==> flow/design.v <==
module adder16_7 (
    input [5:0] alufn,
    input [15:0] a,
    input [15:0] b,
    output reg [15:0] out,
    output reg z,
    output reg n,
    output reg v
  );
  reg [15:0] sum;
  reg [15:0] xb;
  always @* begin
    xb = b ^ {5'h10{alufn[0+0-:1]}};
    case (alufn[0+1-:2])
      2'h0: begin
        sum = a + b;
      end
      2'h1: begin
        sum = a - b;
      end
      2'h2: begin
        sum = a * b;
      end
      2'h3: begin
        sum = xb + 1'h1;
      end
      default: begin
        sum = a - b;
      end
    endcase
    v = (a[15+0-:1] & xb[15+0-:1] & ~sum[15+0-:1]) | (~a[15+0-:1] & ~xb[15+0-:1] & sum[15+0-:1]);
    n = sum[15+0-:1];
    z = (~|sum);
    out = sum;
  end
endmodule
module boolean16_9 (
    input [5:0] alufn,
    input [15:0] a,
    input [15:0] b,
    output reg [15:0] out
  );
  always @* begin
    case (alufn[0+3-:4])
      4'h8: begin
        out = a & b;
      end
      4'he: begin
        out = a | b;
      end
      4'h6: begin
        out = a ^ b;
      end
      4'ha: begin
        out = a;
      end
      default: begin
        out = 16'h0000;
      end
    endcase
  end
endmodule
module compare16_10 (
    input [5:0] alufn,
    input z,
    input v,
    input n,
    output reg [15:0] out
  );
  always @* begin
    case (alufn[1+1-:2])
      2'h1: begin
        out = z;
      end
      2'h2: begin
        out = n ^ v;
      end
      2'h3: begin
        out = z | (n ^ v);
      end
      default: begin
        out = 1'h0;
      end
    endcase
  end
endmodule
module shifter16_8 (
    input [15:0] a,
    input [15:0] b,
    input [5:0] alufn,
    output reg [15:0] out
  );
  always @* begin
    case (alufn[0+1-:2])
      2'h0: begin
        out = a <<< b[0+4-:5];
      end
      2'h1: begin
        out = a >>> b[0+4-:5];
      end
      2'h3: begin
        out = $signed(a) >>> b[0+4-:5];
      end
      default: begin
        out = 1'h0;
      end
    endcase
  end
endmodule
module alu_3 (
    input [5:0] alufn,
    input [15:0] a,
    input [15:0] b,
    output reg [15:0] alu_output
  );
  wire [16-1:0] M_add_out;
  wire [1-1:0] M_add_z;
  wire [1-1:0] M_add_n;
  wire [1-1:0] M_add_v;
  reg [6-1:0] M_add_alufn;
  reg [16-1:0] M_add_a;
  reg [16-1:0] M_add_b;
  adder16_7 add (
    .alufn(M_add_alufn),
    .a(M_add_a),
    .b(M_add_b),
    .out(M_add_out),
    .z(M_add_z),
    .n(M_add_n),
    .v(M_add_v)
  );
  wire [16-1:0] M_shift_out;
  reg [16-1:0] M_shift_a;
  reg [16-1:0] M_shift_b;
  reg [6-1:0] M_shift_alufn;
  shifter16_8 shift (
    .a(M_shift_a),
    .b(M_shift_b),
    .alufn(M_shift_alufn),
    .out(M_shift_out)
  );
  wire [16-1:0] M_bool_out;
  reg [6-1:0] M_bool_alufn;
  reg [16-1:0] M_bool_a;
  reg [16-1:0] M_bool_b;
  boolean16_9 bool (
    .alufn(M_bool_alufn),
    .a(M_bool_a),
    .b(M_bool_b),
    .out(M_bool_out)
  );
  wire [16-1:0] M_comp_out;
  reg [6-1:0] M_comp_alufn;
  reg [1-1:0] M_comp_z;
  reg [1-1:0] M_comp_v;
  reg [1-1:0] M_comp_n;
  compare16_10 comp (
    .alufn(M_comp_alufn),
    .z(M_comp_z),
    .v(M_comp_v),
    .n(M_comp_n),
    .out(M_comp_out)
  );
  always @* begin
    M_add_a = a;
    M_add_b = b;
    M_add_alufn = alufn;
    if (alufn[5:4] == 2'h3) begin
      M_add_alufn[1:0] = 2'h1;
    end
    M_comp_v = M_add_v;
    M_comp_n = M_add_n;
    M_comp_z = M_add_z;
    M_comp_alufn = alufn;
    M_bool_a = a;
    M_bool_b = b;
    M_bool_alufn = alufn;
    M_shift_a = a;
    M_shift_b = b;
    M_shift_alufn = alufn;
    case (alufn[4+1-:2])
      2'h0: begin
        alu_output = M_add_out;
      end
      2'h1: begin
        alu_output = M_bool_out;
      end
      2'h2: begin
        alu_output = M_shift_out;
      end
      2'h3: begin
        alu_output = M_comp_out;
      end
      default: begin
        alu_output = 16'h0000;
      end
    endcase
  end
endmodule
module alu16_top (
    input clk,
    input [5:0] alufn,
    input [15:0] a,
    input [15:0] b,
    output reg [15:0] y
  );
  reg [5:0] alufn_q;
  reg [15:0] a_q;
  reg [15:0] b_q;
  wire [15:0] alu_out;
  alu_3 alu (
    .alufn(alufn_q),
    .a(a_q),
    .b(b_q),
    .alu_output(alu_out)
  );
  always @(posedge clk) begin
    alufn_q <= alufn;
    a_q <= a;
    b_q <= b;
    y <= alu_out;
  end
endmodule
Ticket comment

---- Tool chain data of alu16_top ----
Each step is given for the RTL above and for the edited RTL.
"before" refers to lines of the RTL above, "after" to lines of the edited file.
"change" is "after" less "before", of the values as shown; "relative change" is that difference over "before", in percent.
Operators: Yosys type, input widths -> output width; for muxes data width and select width s.
Cell names lack the library's common part.
A cell with n/a has no value.
set-up
  top module .............................. alu16_top
  clock port .............................. clk
  cell library ............................ sky130hd
  corner .................................. tt_025C_1v80

---- Edit of the RTL ----
The edit as a unified diff against the file above.
The edited RTL no longer does the same as the RTL above: the edit was made by script, with no optimisation intended.
begin of diff
@@ -50,5 +50,5 @@
       end
       4'h6: begin
-        out = a ^ b;
+        out = a & b;
       end
       4'ha: begin
end of diff

---- Elaborated design ----
Counts by Yosys on the flattened word-level netlist (proc, flatten, opt, wreduce; memories kept). Register bits leave out memories and registers merged into their read ports (data or address); mux counts leave out enables and synchronous resets folded into registers. Print and check cells are left out.
operators by class
  what                        before  after  change  relative change (%)
  bitwise gates (word level)  14      13     -1      -7.14
  add/sub/neg operators       3       3      0       0.00
  muxes and demuxes           6       6      0       0.00
  reduce/logical cells        5       6      +1      +20.00
  $mul                        1       1      0       0.00
  equal/unequal tests         15      15     0       0.00
  shift operators             3       3      0       0.00
operators with widths
  kind             before  after  change  relative change (%)
  $pmux 16 s4      3       2      -1      -33.33
  $pmux 16 s3      2       3      +1      +50.00
  $xor 16x16->16   2       1      -1      -50.00
  $reduce_or 2->1  0       1      +1      n/a
Unchanged operator kinds not shown: 21.
storage and ports
  what                        before  after  change  relative change (%)
  elaborated cells            51      51     0       0.00
  output and inout port bits  16      16     0       0.00
  bits in registers           54      54     0       0.00

---- Longest topological paths ----
Yosys ltp: most cells in a row. Word level: on the elaborated netlist, between registers, memories and ports. Mapped: between sequential cells and ports; inverters and the memories' decode and read muxes count.
depth
  what                           before  after  change  relative change (%)
  depth in word-level cells      12      12     0       0.00
  ABC_AREA                       0       0      n/a     n/a
  mapped depth                   26      27     +1      +3.85
  gate-level depth less buffers  23      22     -1      -4.35

---- After synthesis ----
Source: synth_stat.txt of the flow (Yosys; design flattened, memories mapped). It holds for the ABC_AREA given above (unset counts as 0); a run with the other value may have another netlist.
synthesis totals
  what                             before  after   change  relative change (%)
  area of sequential cells (um^2)  1081.0  1081.0  0.0     0.00
  cells in the netlist             1172    1125    -47     -4.01
  synthesis area (um^2)            9031.2  8818.5  -212.7  -2.36
  flip-flop cells                  54      54      0       0.00
cell types
  type      before  after  change  relative change (%)
  and2_1    6       67     +61     +1016.67
  nor2_1    130     84     -46     -35.38
  o21ai_0   87      53     -34     -39.08
  ha_1      98      68     -30     -30.61
  inv_1     146     122    -24     -16.44
  xnor2_1   57      43     -14     -24.56
  a222oi_1  13      0      -13     -100.00
  mux2_2    1       13     +12     +1200.00
  a21oi_1   54      65     +11     +20.37
  nand2b_1  21      10     -11     -52.38
  o22ai_1   8       18     +10     +125.00
  a31oi_1   5       15     +10     +200.00
  clkbuf_1  44      53     +9      +20.45
  nand2_1   129     137    +8      +6.20
  xor2_1    17      25     +8      +47.06
  nand3_1   14      7      -7      -50.00
  clkinv_1  7       2      -5      -71.43
  o21ai_1   5       0      -5      -100.00
Unchanged cell types not shown: 18.
Not every row of either side is listed.
By module: a second synthesis without flattening, with its own total; a netlist apart from the flattened one above.
second synthesis, totals
  what                                            before   after   change  relative change (%)
  cells (unflattened synthesis)                   1178     1103    -75     -6.37
  area total of the unflattened synthesis (um^2)  10174.8  9487.8  -687.0  -6.75
Rows give one instance, submodules left out.
by module, before
  module        area (um^2)  instances  cells  sequential area (um^2)
  adder16_7     5831.8       1          734    0.0
  shifter16_8   1614.0       1          212    0.0
  alu16_top     1081.0       1          54     1081.0
  boolean16_9   1066.0       1          138    0.0
  alu_3         447.9        1          22     0.0
  compare16_10  133.9        1          18     0.0
by module, after
  module        area (um^2)  instances  cells  sequential area (um^2)
  adder16_7     5677.9       1          721    0.0
  shifter16_8   1614.0       1          212    0.0
  alu16_top     1081.0       1          54     1081.0
  boolean16_9   533.0        1          76     0.0
  alu_3         447.9        1          22     0.0
  compare16_10  133.9        1          18     0.0

---- Worst setup path after synthesis ----
OpenSTA on the mapped netlist: ideal clock, no wires. The path of least setup slack (recovery checks aside). Input and output delay are each 20% of the period. Register names are those of the netlist, which keeps one name where synthesis merged equal registers.
path after synthesis
  what                                 before           after            change  relative change (%)
  kind                                 reg-to-reg       reg-to-reg       n/a     n/a
  start                                register b_q[1]  register b_q[1]  n/a     n/a
  end                                  register y[0]    register y[0]    n/a     n/a
  required time (ps)                   6371             6407             +36     +0.57
  clock period (ps)                    6500             6500             0       0.00
  path buffers                         3                5                +2      +66.67
  arrival time (ps)                    6144             6575             +431    +7.01
  slack (ps)                           227              -168             -395    n/a
  stages on the path                   24               26               +2      +8.33
  path delay (ps)                      6273             6668             +395    +6.30
  period reached after synthesis (ps)  6273             6668             +395    +6.30
"path delay" = arrival - input delay + setup time.
"stages on the path": output pins that drive a net of the path, with the launching flip-flop's if there is one; two outputs of one cell count as two.
"period reached after synthesis" = period - worst setup slack (recovery checks aside). The figure is calculated, with input and output delays left at 20% of the set period.
The rows between start and end are the longest chain of elaborated cells between them; the timing report does not say that the signal goes this way. Where chains are equally long, one stands for them.
Each line given opens the expression or statement behind the cell; cells for indexed reads and writes are added by Yosys, which also makes memories of some case tables.
between the ends, after synthesis, before
  cells stage by stage .................... dfxtp_1 > clkbuf_1 > clkbuf_1 > buf_1 > nand2_1 > fa_1 > fa_1 > fa_1 > inv_1 > ha_1 > fa_1 > inv_1 > fa_1 > inv_1 > ha_1 > or4_1 > o22a_1 > a31oi_1 > o21ai_0 > xnor2_1 > nand2_1 > o211ai_2 > a221oi_2 > o41ai_2
  cells in the longest elaborated chain ... 10
ends and longest elaborated chain, after synthesis, before
  what             RTL line  source
  start, declared  209       reg [15:0] b_q;
  start, assigned  220       b_q <= b;
  $xor 16x16->16   13        xb = b ^ {5'h10{alufn[0+0-:1]}};
  $add 16x1->16    25        sum = xb + 1'h1;
  $pmux 16 s4      14        case (alufn[0+1-:2])
  $not 1->1        31        v = (a[15+0-:1] & xb[15+0-:1] & ~sum[15+0-:1]) | (~a[15+0-:1] & ~xb[15+0-:1] & sum[15+0-:1]);
  $and 1x1->1      31
  $or 1x1->1       31
  $xor 1x1->1      79        out = z | (n ^ v);
  $or 1x16->16     79
  $pmux 16 s3      71        case (alufn[1+1-:2])
  $pmux 16 s4      181       case (alufn[4+1-:2])
  end, assigned    221       y <= alu_out;
  end, declared    205       output reg [15:0] y
between the ends, after synthesis, after
  cells stage by stage .................... dfxtp_1 > buf_4 > clkbuf_1 > clkbuf_1 > clkbuf_1 > clkbuf_1 > nand2_1 > fa_1 > fa_1 > fa_1 > fa_1 > inv_1 > fa_1 > inv_1 > fa_1 > inv_1 > ha_1 > a21o_1 > a21oi_1 > o31ai_1 > a31oi_1 > xnor2_1 > o211ai_2 > o21ai_2 > maj3_2 > o311ai_2
  cells in the longest elaborated chain ... 10
ends and longest elaborated chain, after synthesis, after
  what             RTL line  source
  start, declared  209       reg [15:0] b_q;
  start, assigned  220       b_q <= b;
  $xor 16x16->16   13        xb = b ^ {5'h10{alufn[0+0-:1]}};
  $add 16x1->16    25        sum = xb + 1'h1;
  $pmux 16 s4      14        case (alufn[0+1-:2])
  $not 1->1        31        v = (a[15+0-:1] & xb[15+0-:1] & ~sum[15+0-:1]) | (~a[15+0-:1] & ~xb[15+0-:1] & sum[15+0-:1]);
  $and 1x1->1      31
  $or 1x1->1       31
  $xor 1x1->1      79        out = z | (n ^ v);
  $or 1x16->16     79
  $pmux 16 s3      71        case (alufn[1+1-:2])
  $pmux 16 s4      181       case (alufn[4+1-:2])
  end, assigned    221       y <= alu_out;
  end, declared    205       output reg [15:0] y

---- Path in the finished layout ----
From the final timing report of the runs of pair A: the path of least setup slack in the routed layout; clock arrival at registers is part of the times.
The path's times are printed in steps of 10 ps; the period is the one set.
path post-layout
  what                before           after            change  relative change (%)
  kind                reg-to-reg       reg-to-reg       n/a     n/a
  start               register a_q[7]  register b_q[4]  n/a     n/a
  end                 register y[15]   register y[0]    n/a     n/a
  required time (ps)  6600             6560             -40     -0.61
  clock period (ps)   6350             6350             0       0.00
  path buffers        0                0                0       n/a
  slack (ps)          310              280              -30     n/a
  arrival time (ps)   6290             6290             0       0.00
  stages on the path  23               21               -2      -8.70
The rows between start and end are the longest chain of elaborated cells between them; the timing report does not say that the signal goes this way. Where chains are equally long, one stands for them.
between the ends, post-layout, before
  cells stage by stage .................... dfxtp_1 > inv_2 > nor2_1 > fa_1 > inv_1 > fa_1 > fa_1 > inv_1 > ha_1 > fa_1 > inv_1 > fa_1 > inv_1 > ha_1 > or4_1 > o22a_1 > a31oi_2 > o21ai_0 > xnor2_1 > nand2_1 > o211ai_1 > o21ai_0 > o21ai_0
ends and longest elaborated chain, post-layout, before
  what             RTL line  source
  start, declared  208       reg [15:0] a_q;
  start, assigned  219       a_q <= a;
  end, assigned    221       y <= alu_out;
  end, declared    205       output reg [15:0] y
before: Chain of elaborated cells between the ends: none given.
between the ends, post-layout, after
  cells stage by stage .................... dfxtp_1 > and2_1 > fa_1 > inv_1 > fa_1 > inv_1 > fa_1 > fa_1 > fa_1 > inv_1 > fa_1 > inv_1 > ha_1 > nand2_1 > o31ai_1 > a31oi_1 > xnor2_1 > o211ai_2 > o21ai_2 > maj3_2 > o311ai_2
  cells in the longest elaborated chain ... 10
ends and longest elaborated chain, post-layout, after
  what             RTL line  source
  start, declared  209       reg [15:0] b_q;
  start, assigned  220       b_q <= b;
  $xor 16x16->16   13        xb = b ^ {5'h10{alufn[0+0-:1]}};
  $add 16x1->16    25        sum = xb + 1'h1;
  $pmux 16 s4      14        case (alufn[0+1-:2])
  $not 1->1        31        v = (a[15+0-:1] & xb[15+0-:1] & ~sum[15+0-:1]) | (~a[15+0-:1] & ~xb[15+0-:1] & sum[15+0-:1]);
  $and 1x1->1      31
  $or 1x1->1       31
  $xor 1x1->1      79        out = z | (n ^ v);
  $or 1x16->16     79
  $pmux 16 s3      71        case (alufn[1+1-:2])
  $pmux 16 s4      181       case (alufn[4+1-:2])
  end, assigned    221       y <= alu_out;
  end, declared    205       output reg [15:0] y

---- Flow runs ----
Runs of the flow (Yosys, OpenROAD) on both versions; the two runs of a pair have the same settings. The constraints put input and output delay at 20% of the set period each and load the outputs with 0.01 pF.
flow settings, pair A
  CORE_UTILIZATION ........................ 40
  period_ns ............................... 6.35
  CAP_MARGIN .............................. 20
  CORE_MARGIN ............................. 2
  SLEW_MARGIN ............................. 20
measured results, pair A
  what                                    before    after    change     relative change (%)
  total design power (W)                  0.003296  0.00317  -0.000126  -3.82
  worst hold slack (ps)                   724       617      -107       n/a
  chip area in the Yosys report (um^2)    9031.2    8818.5   -212.7     -2.36
  lowest setup slack (ps)                 306       276      -30        n/a
  post-layout utilization (%)             46.7      45.4     -1.3       n/a
  standard-cell area after layout (um^2)  10287.4   9878.2   -409.2     -3.98
  clock period achieved (ps)              6044      6074     +30        +0.50
  summed negative setup slack (ps)        0         0        0          n/a
  area inside the die boundary (um^2)     23796.1   23250.2  -545.9     -2.29
flow settings, pair B
  ABC_AREA ................................ 0
  CELL_PAD_IN_SITES_DETAIL_PLACEMENT ...... 1
  CELL_PAD_IN_SITES_GLOBAL_PLACEMENT ...... 1
  CORE_ASPECT_RATIO ....................... 1.39
  CORE_UTILIZATION ........................ 47
  CTS_CLUSTER_DIAMETER .................... 114
  CTS_CLUSTER_SIZE ........................ 80
  PLACE_DENSITY_LB_ADDON .................. 0.15
  SETUP_SLACK_MARGIN ...................... -0.56
  period_ns ............................... 11.3
  CAP_MARGIN .............................. 20
  CORE_MARGIN ............................. 2
  SLEW_MARGIN ............................. 20
measured results, pair B
  what                                    before    after     change     relative change (%)
  total design power (W)                  0.001802  0.001826  +0.000024  +1.33
  worst hold slack (ps)                   727       711       -16        n/a
  chip area in the Yosys report (um^2)    9031.2    8818.5    -212.7     -2.36
  lowest setup slack (ps)                 4337      4621      +284       n/a
  post-layout utilization (%)             52.7      51.9      -0.8       n/a
  standard-cell area after layout (um^2)  9880.7    9620.5    -260.2     -2.63
  clock period achieved (ps)              6963      6679      -284       -4.08
  summed negative setup slack (ps)        0         0         0          n/a
  area inside the die boundary (um^2)     20355.3   19889.2   -466.1     -2.29
"clock period achieved" means the clock period less the worst setup slack. The figure is calculated, with input and output delays left at 20% of the set period.
"total design power": no workload was simulated; the value follows from the tool's default switching activity.
